==> flow/design.v <==
`timescale 1ns/1ps
module ALU(ALUControl, a, b, zero, less_greater, w);
    parameter N = 16;
    input [2:0] ALUControl;
    input signed [N-1:0] a, b;
    output zero, less_greater;
    output reg signed [N-1:0] w;
    always @(a or b or ALUControl) begin
        case (ALUControl)
            3'b000   :  w = a + b;
            3'b001   :  w = a - b;
            3'b010   :  w = a & b;
            3'b011    :  w = a | b;
            3'b101   :  w = $signed(a) < $signed(b) ? 16'd1 : 16'd0;
            3'b100   :  w = a ^ b;
            default:  w = {N{1'bx}};
        endcase
    end
    assign zero = (~|w);
    assign less_greater = |w;
endmodule
`timescale 1ns/1ps
module ALU_Controller(func3, Branch_funct, ALUOp, ALUControl);
    input [2:0] func3;
    input [1:0] Branch_funct;
    input [1:0] ALUOp;  
    output reg [2:0] ALUControl;
    always @(ALUOp or func3 or Branch_funct)begin
        case (ALUOp)
            2'b00   : ALUControl <= 3'b000;
            2'b01   : ALUControl <= 
                        (Branch_funct == 2'b00) ? 3'b001:
                        (Branch_funct == 2'b01) ? 3'b001:
                        (Branch_funct == 2'b10) ? 3'b101: 3'bxxx;
            2'b10   : ALUControl <= 
                        (func3 == 3'b000) ? 3'b000:
                        (func3 == 3'b001)  ? 3'b001:
                        (func3 == 3'b111) ? 3'b010:
                        (func3 == 3'b110) ? 3'b011:
                        (func3 == 3'b010) ? 3'b101 : 3'bxxx;
            2'b11   : ALUControl <= 3'b000;
            default: ALUControl <= 3'b000;
        endcase
    end
endmodule
module BranchController(Branch_funct, branch, less_greater, zero, w);
    input branch, zero, less_greater;
    input [1:0] Branch_funct;
    output reg w;
    always @(Branch_funct, zero, less_greater, branch) begin
        case (Branch_funct)
            2'b00   : w <= branch && zero;
            2'b01   : w <= branch && ~zero;
            2'b10   : w <= branch && less_greater;
            default: w <= 1'b0;
        endcase
    end
endmodule
`timescale 1ns/1ps
module CRegister(in, en, rst, clk, out);
    parameter N = 16;
    input [N-1:0] in;
    input en, clk, rst;
    output reg [N-1:0] out;
    always @(posedge clk or posedge rst) begin
        if (rst)
            out <= {N{1'b0}};
        else if (en)
            out <= in;
    end
endmodule
`timescale 1ns/1ps
module ImmExtension(immSrc, data, w);
    input [2:0] immSrc;
    input [12:0] data;
    parameter [2:0] L_T = 3'b000, S_T = 3'b001,
                    B_T = 3'b010, J_T = 3'b011,
                    I_T = 3'b100;
    output reg [15:0] w;
    always @(immSrc, data) begin
        case (immSrc)
            L_T   : w <= {{9{data[12]}},data[12], data[8:6] , data[2:0]};
            S_T   : w <= {{19{data[12]}},data[12], data[5:0]};
            J_T   : w <= {{3{data[12]}},data[12], data[11:0]};
            B_T   : w <= {{11{data[12]}}, data[12], data[9], data[2:0]};
            I_T   : w <= {{9{data[12]}},data[12], data[8:6], data[2:0]};
            default: w <= 16'dx;
        endcase
    end
endmodule
`timescale 1ns/1ps
module Mux2to1(slc, a, b, w);
    parameter N = 16;
    input slc;
    input [N-1:0] a, b;
    output [N-1:0] w;
    assign w = ~slc ? a : b;
endmodule
`timescale 1ns/1ps
module Mux4to1(slc, a, b, c, d, w);
    parameter N = 16;
    input [1:0] slc;
    input [N-1:0] a, b, c, d;
    output reg [N-1:0] w;
    always @(a or b or c or d or slc) begin
        case (slc)
            2'b00  : w <= a;
            2'b01  : w <= b;
            2'b10  : w <= c;
            2'b11  : w <= d;
            default: w <= {N{1'bx}};
        endcase
    end
endmodule
`timescale 1ns/1ps
module RegisterFile(clk, regWrite,
                    readRegister1, readRegister2,
                    writeRegister, writeData,
                    readData1, readData2);
    parameter WordLen = 16;
    parameter WordCount = 16;
    input regWrite, clk;
    input [2:0] readRegister1, readRegister2, writeRegister;
    input [WordLen-1:0] writeData;
    output [WordLen-1:0] readData1, readData2;
    reg [WordLen-1:0] registerFile [0:(WordCount /2)-1];
    always @(posedge clk) begin
        if (regWrite)
            registerFile[writeRegister] <= writeData;
    end
    assign readData1 = registerFile[readRegister1];
    assign readData2 = registerFile[readRegister2];
endmodule
`timescale 1ns/1ps
module MainController(clk, rst, op,
                      PCUpdate, adrSrc, memWrite, branch,
                      IRWrite, resultSrc, ALUOp, 
                      ALUSrcA, ALUSrcB, immSrc, regWrite, jump);
    input [2:0] op;
    input clk, rst;
    output reg [1:0]  resultSrc, ALUSrcA, ALUSrcB, ALUOp;
    output reg [2:0] immSrc;
    output reg adrSrc, regWrite, memWrite, PCUpdate, branch, IRWrite, jump;
    parameter [2:0] R_T = 3'b000, L_T = 3'b001,
                    S_T = 3'b010, B_T = 3'b011,
                    J_T = 3'b100, I_T = 3'b101;
    reg [11:0] pstate;
    reg [11:0] nstate;
    always @(*) begin
        case (pstate)
            12'b000000000001   : nstate = 12'b000000000010;
            12'b000000000010  : nstate =  (op == L_T)    ? 12'b000000000100     :
                                 (op == R_T)    ? 12'b000000010000     :
                                 (op == B_T)    ? 12'b000001000000     :                                   
                                 (op == J_T)    ? 12'b000000001000     :
                                 (op == S_T)    ? 12'b000010000000     : 
                                 (op == I_T)    ? 12'b100000000001     :12'b000000000001;   
            12'b100000000001 : nstate = 12'b000000100000;
            12'b000000000100 : nstate = 12'b001000000001;
            12'b000000010000 : nstate = 12'b000000100000;
            12'b000000100000: nstate = 12'b000000000001;
            12'b000001000000 : nstate = 12'b000000000001;
            12'b000000001000 : nstate = 12'b000000000001;
            12'b000010000000 : nstate = 12'b000100000000;
            12'b000100000000: nstate = 12'b000000000001;
            12'b001000000001: nstate = 12'b010000000001;
            12'b010000000001 : nstate = 12'b000000000001;
            default: nstate = 12'b000000000001;
        endcase
    end
    always @(pstate) begin
        {resultSrc, memWrite, ALUOp, ALUSrcA, ALUSrcB, immSrc, 
                regWrite, PCUpdate, branch, IRWrite, jump, adrSrc} = 18'b0;
        case (pstate)
            12'b000000000001 : begin
                IRWrite   = 1'b1;
                adrSrc    = 1'b0;
                ALUSrcA   = 2'b00;
                ALUSrcB   = 2'b10;
                ALUOp     = 2'b00;
                resultSrc = 2'b10;
                PCUpdate  = 1'b1;
            end
            12'b000000000010: begin
                ALUSrcA   = 2'b01;
                ALUSrcB   = 2'b01;
                ALUOp     = 2'b00;
                immSrc    = 3'b010;
            end
            12'b100000000001: begin 
                ALUSrcA   = 2'b10;
                ALUSrcB   = 2'b01;
                immSrc    = 3'b100;
                ALUOp     = 2'b11;
            end
            12'b000000000100: begin 
                ALUSrcA   = 2'b10;
                ALUSrcB   = 2'b01;
                immSrc    = 3'b000;
                ALUOp     = 2'b11;
            end
            12'b001000000001: begin
                resultSrc = 2'b00;
                adrSrc    = 1'b1;
            end
            12'b010000000001: begin
                resultSrc = 2'b01;
                regWrite  = 1'b1;
            end
            12'b000000010000: begin
                ALUSrcA   = 2'b10;
                ALUSrcB   = 2'b00;
                ALUOp     = 2'b10;
            end
            12'b000001000000: begin
                ALUSrcA   = 2'b10;
                ALUSrcB   = 2'b00;
                ALUOp     = 2'b01;
                resultSrc = 2'b00;
                branch    = 1'b1;
            end
            12'b000000001000: begin
                ALUSrcA   = 2'b01;
                ALUSrcB   = 2'b01;
                ALUOp     = 2'b00;
                resultSrc = 2'b10;
                immSrc    = 3'b011;
                jump      = 1'b1;
            end
            12'b000010000000: begin
                ALUSrcA   = 2'b10;
                ALUSrcB   = 2'b01;
                ALUOp     = 2'b00;
                immSrc    = 3'b001;
            end
            12'b000100000000: begin
                resultSrc = 2'b00;
                adrSrc    = 1'b1;
                memWrite  = 1'b1;
            end
            12'b000000100000: begin
                resultSrc = 2'b00;
                regWrite  = 1'b1;
            end
        endcase
    end
    always @(posedge clk or posedge rst) begin
        if (rst)
            pstate <= 12'b000000000001;
        else
            pstate <= nstate;
    end
endmodule
`timescale 1ns/1ps
module RISC_V_Controller(clk, rst, op, func3, Branch_funct, zero,less_greater,
                    PCWrite, adrSrc, memWrite,
                    IRWrite, resultSrc, ALUControl,
                    ALUSrcA, ALUSrcB, immSrc, regWrite);
    input [2:0] op;
    input [2:0] func3;
    input [1:0] Branch_funct;
    input clk, rst, zero, less_greater;
    output PCWrite, adrSrc, memWrite, IRWrite, regWrite;
    output [1:0] resultSrc, ALUSrcA, ALUSrcB;
    output [2:0] ALUControl;
    output [2:0] immSrc;
    wire PCUpdate, branch, Branch_out, jump;
    wire[1:0] ALUOp;
    MainController mainController(
        .clk(clk), .rst(rst), .op(op),
        .PCUpdate(PCUpdate),
        .adrSrc(adrSrc), .memWrite(memWrite),
        .branch(branch), .resultSrc(resultSrc),
        .ALUSrcA(ALUSrcA), .ALUSrcB(ALUSrcB),
        .immSrc(immSrc), .regWrite(regWrite),
        .IRWrite(IRWrite), .ALUOp(ALUOp), .jump(jump)
    );
    ALU_Controller ALUController(
        .func3(func3),  .ALUOp(ALUOp), .ALUControl(ALUControl), .Branch_funct(Branch_funct)
    );    
    BranchController Branch_Control(
                                    .Branch_funct(Branch_funct), .branch(branch), .less_greater(less_greater), .zero(zero), .w(Branch_out)
                                    );
    assign PCWrite = (PCUpdate | Branch_out | jump); 
endmodule
`timescale 1ns/1ps
module RISC_V_Datapath(clk, rst, PCWrite, adrSrc, memWrite,
                    IRWrite, resultSrc, ALUControl,
                    ALUSrcA, ALUSrcB, immSrc, regWrite,
                    op, func3, Branch_funct, zero, less_greater, funct7,
                    mem_addr, mem_wdata, mem_we, mem_rdata);
    input clk, rst, PCWrite, adrSrc, memWrite, IRWrite, regWrite;
    input [1:0] resultSrc, ALUSrcA, ALUSrcB;
    input [2:0] ALUControl;
    input [2:0] immSrc;
    input  [15:0] mem_rdata;
    output [15:0] mem_addr, mem_wdata;
    output        mem_we;
    output [2:0] op;
    output [2:0] func3;
    output [1:0] Branch_funct;
    output  zero, less_greater, funct7;
    wire [15:0] Adr, PC, ReadData, OldPC;
    wire [15:0] ImmExt, instr, Data;
    wire [15:0] RD1, RD2, A, B, SrcA, SrcB;
    wire [15:0] ALUResult, ALUOut, Result;
    CRegister  PCR  (.in(Result),    .en(PCWrite), .rst(rst), .clk(clk), .out(PC));
    CRegister OldPCR(.in(PC),        .en(IRWrite), .rst(rst), .clk(clk), .out(OldPC));
    CRegister  IR   (.in(ReadData),  .en(IRWrite), .rst(rst), .clk(clk), .out(instr));
    CRegister MDR   (.in(ReadData),  .en(1'b1),    .rst(rst), .clk(clk), .out(Data));
    CRegister AR    (.in(RD1),       .en(1'b1),    .rst(rst), .clk(clk), .out(A));
    CRegister BR    (.in(RD2),       .en(1'b1),    .rst(rst), .clk(clk), .out(B));
    CRegister ALUR  (.in(ALUResult), .en(1'b1),    .rst(rst), .clk(clk), .out(ALUOut));
    Mux2to1 AdrMux(.slc(adrSrc),    .a(PC),     .b(Result), .w(Adr));
    Mux4to1 AMux     (.slc(ALUSrcA),   .a(PC),     .b(OldPC),  .c(A),         .d(16'd0),  .w(SrcA));
    Mux4to1 BMux     (.slc(ALUSrcB),   .a(B),      .b(ImmExt), .c(16'd2),     .d(16'd0),  .w(SrcB));
    Mux4to1 ResultMux(.slc(resultSrc), .a(ALUOut), .b(Data),   .c(ALUResult), .d(ImmExt), .w(Result));
    ImmExtension Extend(
        .immSrc(immSrc), .data({instr[15], instr[11:0]}), .w(ImmExt)
    );
    ALU ALU_Instance(
        .ALUControl(ALUControl), .a(SrcA), .b(SrcB), 
        .zero(zero), .less_greater(less_greater), .w(ALUResult)
    );
    assign mem_addr  = Adr;
    assign mem_wdata = B;
    assign mem_we    = memWrite;
    assign ReadData  = mem_rdata;
    RegisterFile RF(
        .clk(clk), 
        .regWrite(regWrite),
        .writeData(Result), 
        .readData1(RD1), .readData2(RD2),
        .readRegister1(instr[5:3]), 
        .readRegister2(instr[8:6]),
        .writeRegister(instr[11:9])
    );
    assign funct7 = instr[15]; 
    assign op = instr[14:12];
    assign func3 = instr[2:0];
    assign Branch_funct = instr[11:10];
endmodule
`timescale 1ns/1ps
module RISC_V(clk, rst, mem_addr, mem_wdata, mem_we, mem_rdata);
    input clk, rst;
    input  [15:0] mem_rdata;  
    output [15:0] mem_addr;   
    output [15:0] mem_wdata;  
    output        mem_we;     
    wire [2:0] func3, ALUControl;
    wire[2:0] immSrc;
    wire zero, less_greater, PCSrc, memWrite, 
         regWrite, ALUSrc, PCWrite, adrSrc, IRWrite, funct7;
    wire [1:0] resultSrc, ALUSrcA, ALUSrcB, Branch_funct;
    wire [2:0] op; 
    RISC_V_Controller CU(
        .clk(clk), .rst(rst), .op(op), 
        .func3(func3), .immSrc(immSrc), .zero(zero), 
        .less_greater(less_greater), .PCWrite(PCWrite),
        .adrSrc(adrSrc), .memWrite(memWrite), 
        .IRWrite(IRWrite), .resultSrc(resultSrc), 
        .ALUControl(ALUControl), .ALUSrcA(ALUSrcA),
        .ALUSrcB(ALUSrcB), .regWrite(regWrite),
        .Branch_funct(Branch_funct)
    );
    RISC_V_Datapath DP(
        .clk(clk), .rst(rst), .less_greater(less_greater),
        .PCWrite(PCWrite), .adrSrc(adrSrc),
        .memWrite(memWrite), .IRWrite(IRWrite), 
        .resultSrc(resultSrc), .immSrc(immSrc), 
        .ALUControl(ALUControl), .op(op),
        .ALUSrcA(ALUSrcA), .func3(func3),
        .ALUSrcB(ALUSrcB), .zero(zero),
        .regWrite(regWrite), .Branch_funct(Branch_funct), .funct7(funct7),
        .mem_addr(mem_addr), .mem_wdata(mem_wdata), .mem_we(mem_we), .mem_rdata(mem_rdata)
    );
endmodule
From RTL to reports: RISC_V
What the tools print for RISC_V, step after step.
Lines are those of the file above, counted from 1.
Operators: Yosys type, input widths -> output width; for muxes data width and select width s.
Library cell names are shortened.
{ "setup": {"design": "RISC_V", "clock_port": "clk", "library": "sky130hd", "lib_corner": "tt_025C_1v80"} }

After elaboration
Counts by Yosys on the flattened word-level netlist (proc, flatten, opt, wreduce; memories kept). Register bits leave out memories and registers merged into their read ports (data or address). Print and check cells are left out. Cells with the same type and inputs are merged into one.
Memory sizes are those after Yosys's memory passes, which may raise the word count (mostly to a power of two), join words into wider ones and drop unused or constant bits.
{ "word_totals": {"out_inout_bits": 33, "memories": 1, "word_cells": 121, "clocked_rd_ports_x_width": 32, "ramBits": 128, "regBits": 92} }
{ "memory_table": {"columns": ["memory", "words", "word_bits", "read_ports", "write_ports", "line_no", "source"], "rows": [
  ["DP.RF.registerFile", 8, 16, 2, 1, 126, "reg [WordLen-1:0] registerFile [0:(WordCount /2)-1];"]
]} }
{ "classes": {"reduce_and_logical": 24, "equal": 44, "bitwise": 5, "add_sub_neg": 2, "n_mux": 38, "cmp": 1} }
{ "ops": {"columns": ["op", "n"], "rows": [
  ["$pmux 16 s4", 4],
  ["$pmux 16 s6", 1],
  ["$pmux 12 s6", 1],
  ["$mux 12", 6],
  ["$mux 16", 2],
  ["$mux 3", 9],
  ["$eq 3x2->1 const B", 7],
  ["$eq 3x3->1 const B", 7],
  ["$eq 2x2->1 const B", 9],
  ["$reduce_or 2->1", 9],
  ["$add 16x16->16", 1],
  ["$sub 16x16->16", 1],
  ["$lt 16x16->1", 1],
  ["$and 16x16->16", 1],
  ["$or 16x16->16", 1],
  ["$xor 16x16->16", 1],
  ["$reduce_or 16->1", 1],
  ["$eq 12x1->1 const B", 1],
  ["$eq 12x10->1 const B", 1],
  ["$eq 12x11->1 const B", 1],
  ["$eq 12x12->1 const B", 1],
  ["$eq 12x2->1 const B", 1],
  ["$eq 12x3->1 const B", 1],
  ["$eq 12x4->1 const B", 1],
  ["$eq 12x5->1 const B", 1],
  ["$eq 12x6->1 const B", 1],
  ["$eq 12x7->1 const B", 1],
  ["$eq 12x8->1 const B", 1]
]} }
Not listed: further kinds 15, cells in them 41.

Logic depth
Longest topological path by Yosys (ltp), each cell counted once; first at word level (registers and memories cut), then after technology mapping (sequential cells cut; the memories' decode and read muxes count).
{ "depth": {"word_depth": 15, "ABC_AREA": 0, "depth_mapped": 23} }

Mapped cells and area
Source: synth_stat.txt of the flow (Yosys; design flattened, memories mapped). It holds for the ABC_AREA given above (unset counts as 0); a run with the other value may have another netlist.
Totals and module areas in this step are rounded.
{ "synth_totals": {"sequential_area_mm2": 0.006948, "buf_cells": 64, "yosys_area_mm2": 0.0139, "cell_count": 1050, "flip_flops": 252} }
{ "types": {"columns": ["cell_type", "n"], "rows": [
  ["edfxtp_1", 128],
  ["dfrtp_1", 123],
  ["mux4_2", 79],
  ["mux2_2", 83],
  ["ha_1", 54],
  ["nor2_1", 63],
  ["inv_1", 62],
  ["a21oi_1", 41],
  ["mux2i_1", 19],
  ["nand2_1", 46],
  ["o21ai_0", 34],
  ["a211oi_1", 20],
  ["mux2_4", 10],
  ["clkbuf_1", 38],
  ["nor3_1", 25],
  ["a31oi_1", 10],
  ["nand2b_1", 10],
  ["a22oi_1", 8]
]} }
Other cell types: 71; their cells: 197.
By module: a second synthesis without flattening, with its own total; a netlist apart from the flattened one above.
{ "hier_totals": {"hier_cells": 1082, "area_unflattened_mm2": 0.01569} }
Each row is one instance without its submodules.
{ "modules": {"columns": ["module", "instances", "cells", "mod_area_mm2"], "rows": [
  ["RegisterFile", 1, 255, 0.006045],
  ["CRegister", 7, 35, 0.0006531],
  ["ALU", 1, 416, 0.00269],
  ["Mux4to1", 3, 20, 0.0004242],
  ["MainController", 1, 41, 0.0004679],
  ["Mux2to1", 1, 18, 0.000249],
  ["ImmExtension", 1, 22, 0.0002315],
  ["BranchController", 1, 11, 0.0000801],
  ["ALU_Controller", 1, 10, 0.0000651],
  ["RISC_V_Datapath", 1, 3, 0.000015],
  ["RISC_V_Controller", 1, 1, 0.0000063],
  ["RISC_V", 1, 0, 0]
]} }

Path before layout
OpenSTA on the mapped netlist: ideal clock, no wires. The path of least setup slack (recovery checks aside). Input and output delay are each 20% of the period. Register names are those of the netlist, which keeps one name where synthesis merged equal registers.
{ "synth_path": {"path_kind": "reg-to-output", "startpoint": "register CU.mainController.pstate", "endpoint": "output mem_addr[12]", "output_delay_ps": 1600, "arrival_ps": 4648, "path_slack_ps": 1752, "delay_ps": 4648, "t_first_pin_ps": 0, "n_path_buf": 1, "stages": 20, "required_time_ps": 6400, "period_ps": 8000, "synth_period_reached_ps": 6248} }
"delay_ps" = arrival - input delay + setup time.
A path that ends at an output port has no setup time.
"stages" counts driving pins, that of a launching flip-flop among them; a cell with two outputs on the path counts twice.
"synth_period_reached_ps" = period - worst setup slack (recovery checks aside). The figure is calculated, with input and output delays left at 20% of the set period.
Where an end lacks its bit number, it is one bit of the signal, or one of the new flip-flops if synthesis recoded a state register.
{ "synth_via": {"path_cell_list": "dfrtp_1 nor3_1 inv_1 or3_1 clkbuf_1 nor2_1 nand2_1 o21ai_0 ha_1 inv_1 fa_1 nand2b_1 a2111o_1 o21a_1 a31oi_1 o22ai_1 o21ai_1 o221ai_1 mux4_2 mux2_2"} }
{ "synth_rtl": {"columns": ["element", "line_no", "source"], "rows": [
  ["start: declaration", 147, "reg [11:0] pstate;"],
  ["start: assignment", 249, "pstate <= 12'b000000000001;"],
  ["start: assignment", 251, "pstate <= nstate;"],
  ["end: declaration", 347, "output [15:0] mem_addr;"]
]} }
Chain of elaborated cells between the ends: none given.

Timing after layout
From the final timing report of run 1: the path of least setup slack in the routed layout; clock arrival at registers is part of the times.
The path's times are printed in steps of 10 ps; the period is the one set.
{ "layout_path": {"path_kind": "reg-to-output", "startpoint": "register CU.mainController.pstate", "endpoint": "output mem_addr[13]", "stages": 22, "required_time_ps": 3860, "output_delay_ps": 970, "n_path_buf": 5, "t_first_pin_ps": 560, "path_slack_ps": -1550, "arrival_ps": 5420, "period_ps": 4830} }
Where an end lacks its bit number, it is one bit of the signal, or one of the new flip-flops if synthesis recoded a state register.
{ "layout_via": {"path_cell_list": "dfrtp_2 nor3_4 inv_2 or3_4 buf_12 nor2_4 buf_12 buf_4 nand2_2 o21ai_4 buf_4 ha_4 o21bai_4 nand3_4 a311oi_4 o21bai_4 o2bb2ai_4 a2111oi_4 a21oi_4 mux4_2 mux2_2 dlygate4sd2_1"} }
{ "layout_rtl": {"columns": ["element", "line_no", "source"], "rows": [
  ["start: declaration", 147, "reg [11:0] pstate;"],
  ["start: assignment", 249, "pstate <= 12'b000000000001;"],
  ["start: assignment", 251, "pstate <= nstate;"],
  ["end: declaration", 347, "output [15:0] mem_addr;"]
]} }
Chain of elaborated cells between the ends: none given.

Appendix: measured runs

Design RISC_V on sky130hd. What follows are 6 stored runs of the flow, each under its own settings; their order means nothing. The constraints put input and output delay at 20% of the set period each and load the outputs with 0.01 pF.
"achieved_clock_period_ps" is the run's clock period less its worst setup slack. It is reckoned from that one timing run; input and output delays stay at 20% of the period that was set.
"timing.worst_path_ps" means the part of the period allowed to the worst setup path (the constraints hold back 20% at inputs and 20% at outputs) less its slack; where the path has registers, the arrival times of their clocks count too.
By "power_mw" is meant OpenSTA's value without simulated activity: inputs other than the clock are taken to toggle once in ten clock periods, and the tool carries that through the logic.
"timing.worst_path_ps" is known to 10 ps.
Results are given in rounded form.
[
  {
    "run": "run 1",
    "settings": { "CELL_PAD_IN_SITES_DETAIL_PLACEMENT": 1, "CELL_PAD_IN_SITES_GLOBAL_PLACEMENT": 3, "CORE_MARGIN": 4, "CORE_UTILIZATION": 25, "CTS_CLUSTER_DIAMETER": 364, "GPL_TIMING_DRIVEN": 0, "HOLD_SLACK_MARGIN": -0.01, "MIN_ROUTING_LAYER": "met2", "period_ns": 4.83, "CAP_MARGIN": 20, "SLEW_MARGIN": 20 },
    "results": { "synthArea_mm2": 0.0139, "design.die.area_mm2": 0.05942, "post_route_stdcell_area_mm2": 0.01844, "fin_util_frac": 0.335, "fin_ws_ps": -1552, "final_setup_tns_ps": -34970, "fin_hold_ws_ps": 386, "power_mw": 4.455, "achieved_clock_period_ps": 6382, "timing.worst_path_ps": 5420, "worstPathKind": "reg-to-output" }
  },
  {
    "run": "run 2",
    "settings": { "CELL_PAD_IN_SITES_DETAIL_PLACEMENT": 1, "CELL_PAD_IN_SITES_GLOBAL_PLACEMENT": 3, "CORE_MARGIN": 4, "CORE_UTILIZATION": 25, "GPL_TIMING_DRIVEN": 0, "MIN_ROUTING_LAYER": "met2", "period_ns": 12.4, "CAP_MARGIN": 20, "SLEW_MARGIN": 20 },
    "results": { "synthArea_mm2": 0.0139, "design.die.area_mm2": 0.05942, "post_route_stdcell_area_mm2": 0.01638, "fin_util_frac": 0.297, "fin_ws_ps": 2199, "final_setup_tns_ps": 0, "fin_hold_ws_ps": 377, "power_mw": 1.810, "achieved_clock_period_ps": 10201, "timing.worst_path_ps": 7720, "worstPathKind": "reg-to-output" }
  },
  {
    "run": "run 3",
    "settings": { "CELL_PAD_IN_SITES_DETAIL_PLACEMENT": 2, "CORE_UTILIZATION": 40, "CTS_CLUSTER_DIAMETER": 61, "GPL_TIMING_DRIVEN": 0, "HOLD_SLACK_MARGIN": 0.27, "MAX_ROUTING_LAYER": "met4", "MIN_ROUTING_LAYER": "met1", "SETUP_SLACK_MARGIN": 1.0, "SLEW_MARGIN": 0, "TNS_END_PERCENT": 25, "period_ns": 8.0, "CAP_MARGIN": 20, "CORE_MARGIN": 2 },
    "results": { "synthArea_mm2": 0.0139, "design.die.area_mm2": 0.03625, "post_route_stdcell_area_mm2": 0.01698, "fin_util_frac": 0.494, "fin_ws_ps": 694, "final_setup_tns_ps": 0, "fin_hold_ws_ps": 403, "power_mw": 2.646, "achieved_clock_period_ps": 7306, "timing.worst_path_ps": 5710, "worstPathKind": "reg-to-output" }
  },
  {
    "run": "run 4",
    "settings": { "CORE_UTILIZATION": 40, "GPL_TIMING_DRIVEN": 0, "MAX_ROUTING_LAYER": "met4", "MIN_ROUTING_LAYER": "met2", "SETUP_SLACK_MARGIN": 1.0, "period_ns": 8.0, "CAP_MARGIN": 20, "CORE_MARGIN": 2, "SLEW_MARGIN": 20 },
    "results": { "synthArea_mm2": 0.0139, "design.die.area_mm2": 0.03625, "post_route_stdcell_area_mm2": 0.01678, "fin_util_frac": 0.488, "fin_ws_ps": 927, "final_setup_tns_ps": 0, "fin_hold_ws_ps": 389, "power_mw": 2.533, "achieved_clock_period_ps": 7073, "timing.worst_path_ps": 5470, "worstPathKind": "reg-to-output" }
  },
  {
    "run": "run 5",
    "settings": { "ABC_AREA": 0, "CELL_PAD_IN_SITES_DETAIL_PLACEMENT": 2, "CORE_ASPECT_RATIO": 1.42, "CORE_UTILIZATION": 15, "GPL_ROUTABILITY_DRIVEN": 0, "PLACE_DENSITY_LB_ADDON": 0.11, "TNS_END_PERCENT": 55, "period_ns": 8.03, "CAP_MARGIN": 20, "CORE_MARGIN": 2, "SLEW_MARGIN": 20 },
    "results": { "synthArea_mm2": 0.0139, "design.die.area_mm2": 0.09514, "post_route_stdcell_area_mm2": 0.01689, "fin_util_frac": 0.183, "fin_ws_ps": 308, "final_setup_tns_ps": 0, "fin_hold_ws_ps": 402, "power_mw": 2.688, "achieved_clock_period_ps": 7722, "timing.worst_path_ps": 6120, "worstPathKind": "reg-to-output" }
  },
  {
    "run": "run 6",
    "settings": { "CORE_UTILIZATION": 40, "period_ns": 7.85, "CAP_MARGIN": 20, "CORE_MARGIN": 2, "SLEW_MARGIN": 20 },
    "results": { "synthArea_mm2": 0.0139, "design.die.area_mm2": 0.03625, "post_route_stdcell_area_mm2": 0.01562, "fin_util_frac": 0.454, "fin_ws_ps": 333, "final_setup_tns_ps": 0, "fin_hold_ws_ps": 381, "power_mw": 2.500, "achieved_clock_period_ps": 7517, "timing.worst_path_ps": 5950, "worstPathKind": "reg-to-output" }
  }
]
